==> flow/design.v <==
`timescale 1ns/1ps
module array_mult_top (
    input             clk,
    input      [15:0] a,
    input      [15:0] b,
    output reg [31:0] p
);
    reg  [15:0] a_q, b_q;
    wire [31:0] prod;
    array_multiplier u_mult (
        .in_A(a_q),
        .in_B(b_q),
        .prod_out(prod)
    );
    always @(posedge clk) begin
        a_q <= a;
        b_q <= b;
        p   <= prod;
    end
endmodule

`timescale 1ns/1ps
module array_multiplier (
    input  [15:0] in_A,
    input  [15:0] in_B,
    output [31:0] prod_out
);
    wire [15:0] pp [15:0];   
    genvar i, j;
    generate
        for (i = 0; i < 16; i = i + 1) begin : GEN_PP_ROW
            for (j = 0; j < 16; j = j + 1) begin : GEN_PP_COL
                assign pp[i][j] = in_A[j] & in_B[i];
            end
        end
    endgenerate
    wire [31:0] row_sum [15:0];
    wire [31:0] row_carry [15:0];
    assign row_sum[0]   = {16'b0, pp[0]};
    assign row_carry[0] = 32'b0;
    genvar r;
    generate
        for (r = 1; r < 16; r = r + 1) begin : ADDER_ROWS
            wire [31:0] shifted_pp = { {16 - r{1'b0}}, pp[r], {r{1'b0}} };
            adder32 ADD_STAGE (
                .in_a(row_sum[r-1]),
                .in_b(shifted_pp),
                .cin(1'b0),
                .sum(row_sum[r]),
                .cout(row_carry[r])
            );
        end
    endgenerate
    assign prod_out = row_sum[15];
endmodule
module adder32 (
    input  [31:0] in_a,
    input  [31:0] in_b,
    input         cin,
    output [31:0] sum,
    output        cout
);
    wire [31:0] carry;
    genvar k;
    full_adder FA0 (.a(in_a[0]), .b(in_b[0]), .cin(cin), .sum(sum[0]), .cout(carry[0]));
    generate
        for (k = 1; k < 32; k = k + 1) begin : FA_CHAIN
            full_adder FAi (.a(in_a[k]), .b(in_b[k]), .cin(carry[k-1]), .sum(sum[k]), .cout(carry[k]));
        end
    endgenerate
    assign cout = carry[31];
endmodule
module full_adder (
    input  a,
    input  b,
    input  cin,
    output sum,
    output cout
);
    assign sum  = a ^ b ^ cin;
    assign cout = (a & b) | (b & cin) | (a & cin);
endmodule
Lab notebook: array_mult_top

* From RTL to reports: array_mult_top
Each step is given for the RTL above and for the edited RTL. Lines under "original" count in the file above, lines under "edited" in the edited file. "change" is "edited" less "original", of the values as shown; "rel. change" is that difference over "original", in percent. Operators carry their Yosys type and port widths (W data, S select, Z words). Cell names lack the library's common part. A cell with n/a has no value.
Set-up: top array_mult_top, clock port clk, standard-cell library sky130hd, timing corner tt_025C_1v80

* Edit of the RTL
Unified diff, file above to edited file. The edited RTL no longer does the same as the RTL above: the edit was made by script, with no optimisation intended.
begin of diff
@@ -19,5 +19,4 @@
     end
 endmodule
-
 `timescale 1ns/1ps
 module array_multiplier (
@@ -79,4 +78,4 @@
 );
     assign sum  = a ^ b ^ cin;
-    assign cout = (a & b) | (b & cin) | (a & cin);
+    assign cout = (a | b) | (b & cin) | (a & cin);
 endmodule
end of diff

* After elaboration
Source: Yosys, flattened and elaborated, memories not mapped. Widths are those after wreduce; folded enables and synchronous resets count as part of the registers. Registers that Yosys merges into a memory's read port (data or address) are not register bits. Print and check cells do not count. Equal cells are merged and count once.
Word-level totals:
- flip-flop bits (word level) | original 64, edited 64, change 0, rel. change 0.00%
- bits of input ports | original 33, edited 33, change 0, rel. change 0.00%
- output and inout port bits | original 32, edited 32, change 0, rel. change 0.00%
- elaborated cells | original 1859, edited 2250, change +391, rel. change +21.03%
Cells by class:
- bitwise gates (word level) | original 1856, edited 2247, change +391, rel. change +21.07%
Operators by type and width:
- $or A1 B1 Y1 | original 448, edited 823, change +375, rel. change +83.71%
- $xor A1 B1 Y1 | original 464, edited 584, change +120, rel. change +25.86%
- $and A1 B1 Y1 | original 944, edited 840, change -104, rel. change -11.02%

* Longest topological paths
Longest topological path by Yosys (ltp), each cell counted once; first at word level (registers and memories cut), then after technology mapping (sequential cells cut; the memories' decode and read muxes count).
Logic depth:
- word-level depth | original 116, edited 118, change +2, rel. change +1.72%
- ABC_AREA | original 0, edited 0
- mapped depth | original 80, edited 34, change -46, rel. change -57.50%
- gate-level depth less buffers | original 79, edited 32, change -47, rel. change -59.49%

* Synthesis result
The flow's flattened synthesis, as Yosys stat reports it; memories are mapped. The netlist is that of the ABC_AREA named above (0 if unset); the other value can give another one.
Cell types:
- nand2_1 | original 32, edited 257, change +225, rel. change +703.12%
- ha_1 | original 16, edited 241, change +225, rel. change +1406.25%
- fa_1 | original 224, edited 0, change -224, rel. change -100.00%
- xor2_1 | original 0, edited 215, change +215
- and2_1 | original 211, edited 0, change -211, rel. change -100.00%
- inv_1 | original 88, edited 4, change -84, rel. change -95.45%
- clkbuf_1 | original 0, edited 64, change +64
- xnor2_1 | original 0, edited 45, change +45
- buf_6 | original 21, edited 1, change -20, rel. change -95.24%
- and2_2 | original 13, edited 0, change -13, rel. change -100.00%
- buf_4 | original 11, edited 0, change -11, rel. change -100.00%
- nor2_1 | original 0, edited 4, change +4
- xnor3_1 | original 0, edited 3, change +3
- a21boi_0 | original 0, edited 1, change +1
- and3b_1 | original 0, edited 1, change +1
- nor3_1 | original 0, edited 1, change +1
- o21ai_0 | original 0, edited 1, change +1
- xnor3_2 | original 0, edited 1, change +1
The list need not be complete.
Synthesis totals:
- mapped cells | original 680, edited 904, change +224, rel. change +32.94%
- mapped area (µm²) | original 8152.8, edited 7962.6, change -190.2, rel. change -2.33%
- area of sequential cells (µm²) | original 1281.2, edited 1281.2, change 0.0, rel. change 0.00%
- flip-flops | original 64, edited 64, change 0, rel. change 0.00%
- buffer cells | original 32, edited 65, change +33, rel. change +103.12%
The figures by module come from a second, unflattened synthesis with its own total; it is not the netlist above.
Unflattened totals:
- cells (unflattened synthesis) | original 833, edited 3233, change +2400, rel. change +288.12%
- area total of the unflattened synthesis (µm²) | original 12792.3, edited 21200.3, change +8408.0, rel. change +65.73%
Each row is one instance without its submodules.
Modules, original:
- full_adder | times used 480, cells 1, area 20.0 µm²
- array_multiplier | times used 1, cells 289, area 1901.8 µm²
- array_mult_top | times used 1, cells 64, area 1281.2 µm²
- adder32 | times used 15, cells 0, area 0.0 µm²
Modules, edited:
- full_adder | times used 480, cells 6, area 37.5 µm²
- array_multiplier | times used 1, cells 289, area 1901.8 µm²
- array_mult_top | times used 1, cells 64, area 1281.2 µm²
- adder32 | times used 15, cells 0, area 0.0 µm²

* Worst setup path after synthesis
Path of least setup slack by OpenSTA after synthesis, without wires, with an ideal clock, recovery checks aside; 20% of the period is set as input and as output delay. Where synthesis merged equal registers, the netlist keeps one of their names.
Path after synthesis:
- kind | original reg2reg, edited reg2reg
- start point | original register b_q[0], edited register b_q[0]
- end point | original register p[30], edited register p[15]
- clock period (ns) | original 20.0, edited 20.0, change 0.0, rel. change 0.00%
- setup time (ns) | original 0.057, edited 0.130, change +0.073
- time at the first pin (ns) | original 0.000, edited 0.000, change 0.000
- arrival time (ns) | original 19.377, edited 7.597, change -11.780, rel. change -60.79%
- path slack (ns) | original 0.566, edited 12.274, change +11.708
- delay of the path (ns) | original 19.434, edited 7.727, change -11.707, rel. change -60.24%
- driving pins on the path | original 55, edited 34, change -21, rel. change -38.18%
- path buffers | original 1, edited 2, change +1, rel. change +100.00%
- period reached after synthesis (ns) | original 19.434, edited 7.726, change -11.708, rel. change -60.24%
"delay of the path" = arrival - input delay + setup time. "driving pins on the path": output pins that drive a net of the path, with the launching flip-flop's if there is one; two outputs of one cell count as two. "period reached after synthesis" = period - worst setup slack (recovery checks aside). The figure is calculated, with input and output delays left at 20% of the set period. Between the ends stands the longest chain of elaborated cells between them, by number of cells; it is not shown to be the way that was timed. Of several equally long chains one is given. Each line given opens the expression or statement behind the cell; cells for indexed reads and writes are added by Yosys, which also makes memories of some case tables.
On the way, after synthesis, original: path through dfxtp_1 > buf_6 > and2_1 > ha_1 > inv_1 > fa_1 > fa_1 > inv_1 > fa_1 > fa_1 > fa_1 > fa_1 > fa_1 > fa_1 > fa_1 > fa_1 > fa_1 > fa_1 > (+19 left out) > fa_1 > fa_1 > fa_1 > fa_1 > fa_1 > fa_1 > fa_1 > fa_1 > fa_1 > fa_1 > fa_1 > fa_1 > fa_1 > fa_1 > fa_1 > inv_1 > fa_1 > inv_1, length of the longest elaborated chain 114, elaborated cells on any way between the ends 1567, source lines of those cells 3, those cells by class 1567 x logic
RTL lines, path after synthesis, original:
- start, declared | RTL line 8 | reg  [15:0] a_q, b_q;
- start, assigned | RTL line 17 | b_q <= b;
- $and A1 B1 Y1 | RTL line 33 | assign pp[i][j] = in_A[j] & in_B[i];
- $and A1 B1 Y1 x2 | RTL line 81 | assign cout = (a & b) | (b & cin) | (a & cin);
- $or A1 B1 Y1 x2 | RTL line 81
- $and A1 B1 Y1 | RTL line 81
- $or A1 B1 Y1 x2 | RTL line 81
- $and A1 B1 Y1 | RTL line 81
- $or A1 B1 Y1 x2 | RTL line 81
- (+93 left out)
- $and A1 B1 Y1 | RTL line 81
- $or A1 B1 Y1 x2 | RTL line 81
- $and A1 B1 Y1 | RTL line 81
- $or A1 B1 Y1 x2 | RTL line 81
- $and A1 B1 Y1 | RTL line 81
- $or A1 B1 Y1 x2 | RTL line 81
- $xor A1 B1 Y1 | RTL line 80 | assign sum  = a ^ b ^ cin;
- end, assigned | RTL line 18 | p   <= prod;
- end, declared | RTL line 6 | output reg [31:0] p
On the way, after synthesis, edited: path through dfxtp_1 > clkbuf_1 > clkbuf_1 > nand2_1 > ha_1 > xor2_1 > ha_1 > xor2_1 > ha_1 > xor2_1 > ha_1 > xor2_1 > ha_1 > xor2_1 > ha_1 > xor2_1 > ha_1 > xor2_1 > ha_1 > xor2_1 > ha_1 > xor2_1 > ha_1 > xor2_1 > ha_1 > xor2_1 > ha_1 > xor2_1 > ha_1 > xor2_1 > ha_1 > xor2_1 > ha_1 > xnor3_1, length of the longest elaborated chain 72, elaborated cells on any way between the ends 1082, source lines of those cells 3, those cells by class 1082 x logic
RTL lines, path after synthesis, edited:
- start, declared | RTL line 8 | reg  [15:0] a_q, b_q;
- start, assigned | RTL line 17 | b_q <= b;
- $and A1 B1 Y1 | RTL line 32 | assign pp[i][j] = in_A[j] & in_B[i];
- $or A1 B1 Y1 x3 | RTL line 80 | assign cout = (a | b) | (b & cin) | (a & cin);
- $and A1 B1 Y1 | RTL line 80
- $or A1 B1 Y1 x2 | RTL line 80
- $and A1 B1 Y1 | RTL line 80
- $or A1 B1 Y1 x2 | RTL line 80
- $and A1 B1 Y1 | RTL line 80
- (+23 left out)
- $and A1 B1 Y1 | RTL line 80
- $or A1 B1 Y1 x2 | RTL line 80
- $and A1 B1 Y1 | RTL line 80
- $or A1 B1 Y1 x2 | RTL line 80
- $and A1 B1 Y1 | RTL line 80
- $or A1 B1 Y1 x2 | RTL line 80
- $xor A1 B1 Y1 x29 | RTL line 79 | assign sum  = a ^ b ^ cin;
- end, assigned | RTL line 18 | p   <= prod;
- end, declared | RTL line 6 | output reg [31:0] p

* Path in the finished layout
From the final timing report of the runs of set A: the path of least setup slack in the routed layout; clock arrival at registers is part of the times.
Path post-layout:
- kind | original reg2reg, edited reg2reg
- start point | original register b_q[0], edited register b_q[0]
- end point | original register p[30], edited register p[15]
- clock period (ns) | original 20.0, edited 20.0, change 0.0, rel. change 0.00%
- setup time (ns) | original 0.05, edited 0.12, change +0.07
- time at the first pin (ns) | original 0.35, edited 0.35, change 0.00, rel. change 0.00%
- arrival time (ns) | original 19.79, edited 8.10, change -11.69, rel. change -59.07%
- path slack (ns) | original 0.50, edited 12.13, change +11.63
- driving pins on the path | original 56, edited 32, change -24, rel. change -42.86%
- path buffers | original 0, edited 0, change 0
Between the ends stands the longest chain of elaborated cells between them, by number of cells; it is not shown to be the way that was timed. Of several equally long chains one is given.
On the way, post-layout, original: path through dfxtp_4 > and2_1 > ha_1 > inv_1 > fa_2 > fa_2 > inv_2 > fa_1 > fa_2 > fa_2 > fa_2 > fa_2 > fa_2 > fa_2 > fa_2 > fa_1 > fa_1 > inv_1 > (+20 left out) > fa_2 > fa_2 > fa_2 > fa_2 > fa_2 > fa_1 > fa_1 > fa_2 > fa_2 > fa_2 > fa_2 > fa_2 > fa_2 > fa_2 > fa_1 > inv_1 > fa_1 > inv_1, length of the longest elaborated chain 114, elaborated cells on any way between the ends 1567, source lines of those cells 3, those cells by class 1567 x logic
RTL lines, path post-layout, original:
- start, declared | RTL line 8 | reg  [15:0] a_q, b_q;
- start, assigned | RTL line 17 | b_q <= b;
- $and A1 B1 Y1 | RTL line 33 | assign pp[i][j] = in_A[j] & in_B[i];
- $and A1 B1 Y1 x2 | RTL line 81 | assign cout = (a & b) | (b & cin) | (a & cin);
- $or A1 B1 Y1 x2 | RTL line 81
- $and A1 B1 Y1 | RTL line 81
- $or A1 B1 Y1 x2 | RTL line 81
- $and A1 B1 Y1 | RTL line 81
- $or A1 B1 Y1 x2 | RTL line 81
- (+93 left out)
- $and A1 B1 Y1 | RTL line 81
- $or A1 B1 Y1 x2 | RTL line 81
- $and A1 B1 Y1 | RTL line 81
- $or A1 B1 Y1 x2 | RTL line 81
- $and A1 B1 Y1 | RTL line 81
- $or A1 B1 Y1 x2 | RTL line 81
- $xor A1 B1 Y1 | RTL line 80 | assign sum  = a ^ b ^ cin;
- end, assigned | RTL line 18 | p   <= prod;
- end, declared | RTL line 6 | output reg [31:0] p
On the way, post-layout, edited: path through dfxtp_1 > nand2_1 > ha_1 > xor2_1 > ha_1 > xor2_1 > ha_1 > xor2_1 > ha_1 > xor2_1 > ha_1 > xor2_1 > ha_1 > xor2_1 > ha_1 > xor2_1 > ha_1 > xor2_1 > ha_1 > xor2_1 > ha_1 > xor2_1 > ha_1 > xor2_1 > ha_1 > xor2_1 > ha_1 > xor2_1 > ha_1 > xor2_1 > ha_1 > xnor3_1, length of the longest elaborated chain 72, elaborated cells on any way between the ends 1082, source lines of those cells 3, those cells by class 1082 x logic
RTL lines, path post-layout, edited:
- start, declared | RTL line 8 | reg  [15:0] a_q, b_q;
- start, assigned | RTL line 17 | b_q <= b;
- $and A1 B1 Y1 | RTL line 32 | assign pp[i][j] = in_A[j] & in_B[i];
- $or A1 B1 Y1 x3 | RTL line 80 | assign cout = (a | b) | (b & cin) | (a & cin);
- $and A1 B1 Y1 | RTL line 80
- $or A1 B1 Y1 x2 | RTL line 80
- $and A1 B1 Y1 | RTL line 80
- $or A1 B1 Y1 x2 | RTL line 80
- $and A1 B1 Y1 | RTL line 80
- (+23 left out)
- $and A1 B1 Y1 | RTL line 80
- $or A1 B1 Y1 x2 | RTL line 80
- $and A1 B1 Y1 | RTL line 80
- $or A1 B1 Y1 x2 | RTL line 80
- $and A1 B1 Y1 | RTL line 80
- $or A1 B1 Y1 x2 | RTL line 80
- $xor A1 B1 Y1 x29 | RTL line 79 | assign sum  = a ^ b ^ cin;
- end, assigned | RTL line 18 | p   <= prod;
- end, declared | RTL line 6 | output reg [31:0] p

* Flow runs
Runs of the flow (Yosys, OpenROAD) on both versions; the two runs of a pair have the same settings. The constraints put input and output delay at 20% of the set period each and load the outputs with 0.01 pF.
Flow settings, set A: CORE_UTILIZATION 40, PLACE_DENSITY 0.6, period_ns 20.0, CAP_MARGIN 20, CORE_MARGIN 2, SLEW_MARGIN 20
Results, set A:
- Yosys chip area after synthesis (µm²) | original 8152.8, edited 7962.6, change -190.2, rel. change -2.33%
- die size (µm²) | original 21540.0, edited 21051.1, change -488.9, rel. change -2.27%
- standard-cell area of the final layout (µm²) | original 9430.3, edited 8979.9, change -450.4, rel. change -4.78%
- utilization after layout (%) | original 46.9, edited 46.0, change -0.9
- setup slack of the worst path (ns) | original 0.503, edited 12.130, change +11.627
- total negative slack on setup checks (ns) | original 0.000, edited 0.000, change 0.000
- lowest hold slack (ns) | original 0.531, edited 0.838, change +0.307
- period reached (ns) | original 19.497, edited 7.870, change -11.627, rel. change -59.63%
Flow settings, set B: ABC_AREA 0, CAP_MARGIN 25, CORE_ASPECT_RATIO 0.52, CORE_MARGIN 5, CORE_UTILIZATION 33, GPL_ROUTABILITY_DRIVEN 1, MIN_ROUTING_LAYER met2, SETUP_SLACK_MARGIN -0.94, SLEW_MARGIN 0, period_ns 22.0
Results, set B:
- Yosys chip area after synthesis (µm²) | original 8152.8, edited 7962.6, change -190.2, rel. change -2.33%
- die size (µm²) | original 28119.0, edited 27503.4, change -615.6, rel. change -2.19%
- standard-cell area of the final layout (µm²) | original 9175.0, edited 9027.4, change -147.6, rel. change -1.61%
- utilization after layout (%) | original 37.8, edited 37.6, change -0.2
- setup slack of the worst path (ns) | original 1.459, edited 13.992, change +12.533
- total negative slack on setup checks (ns) | original 0.000, edited 0.000, change 0.000
- lowest hold slack (ns) | original 0.695, edited 0.879, change +0.184
- period reached (ns) | original 20.541, edited 8.008, change -12.533, rel. change -61.01%
"period reached" means the clock period less the worst setup slack. The figure is calculated, with input and output delays left at 20% of the set period.
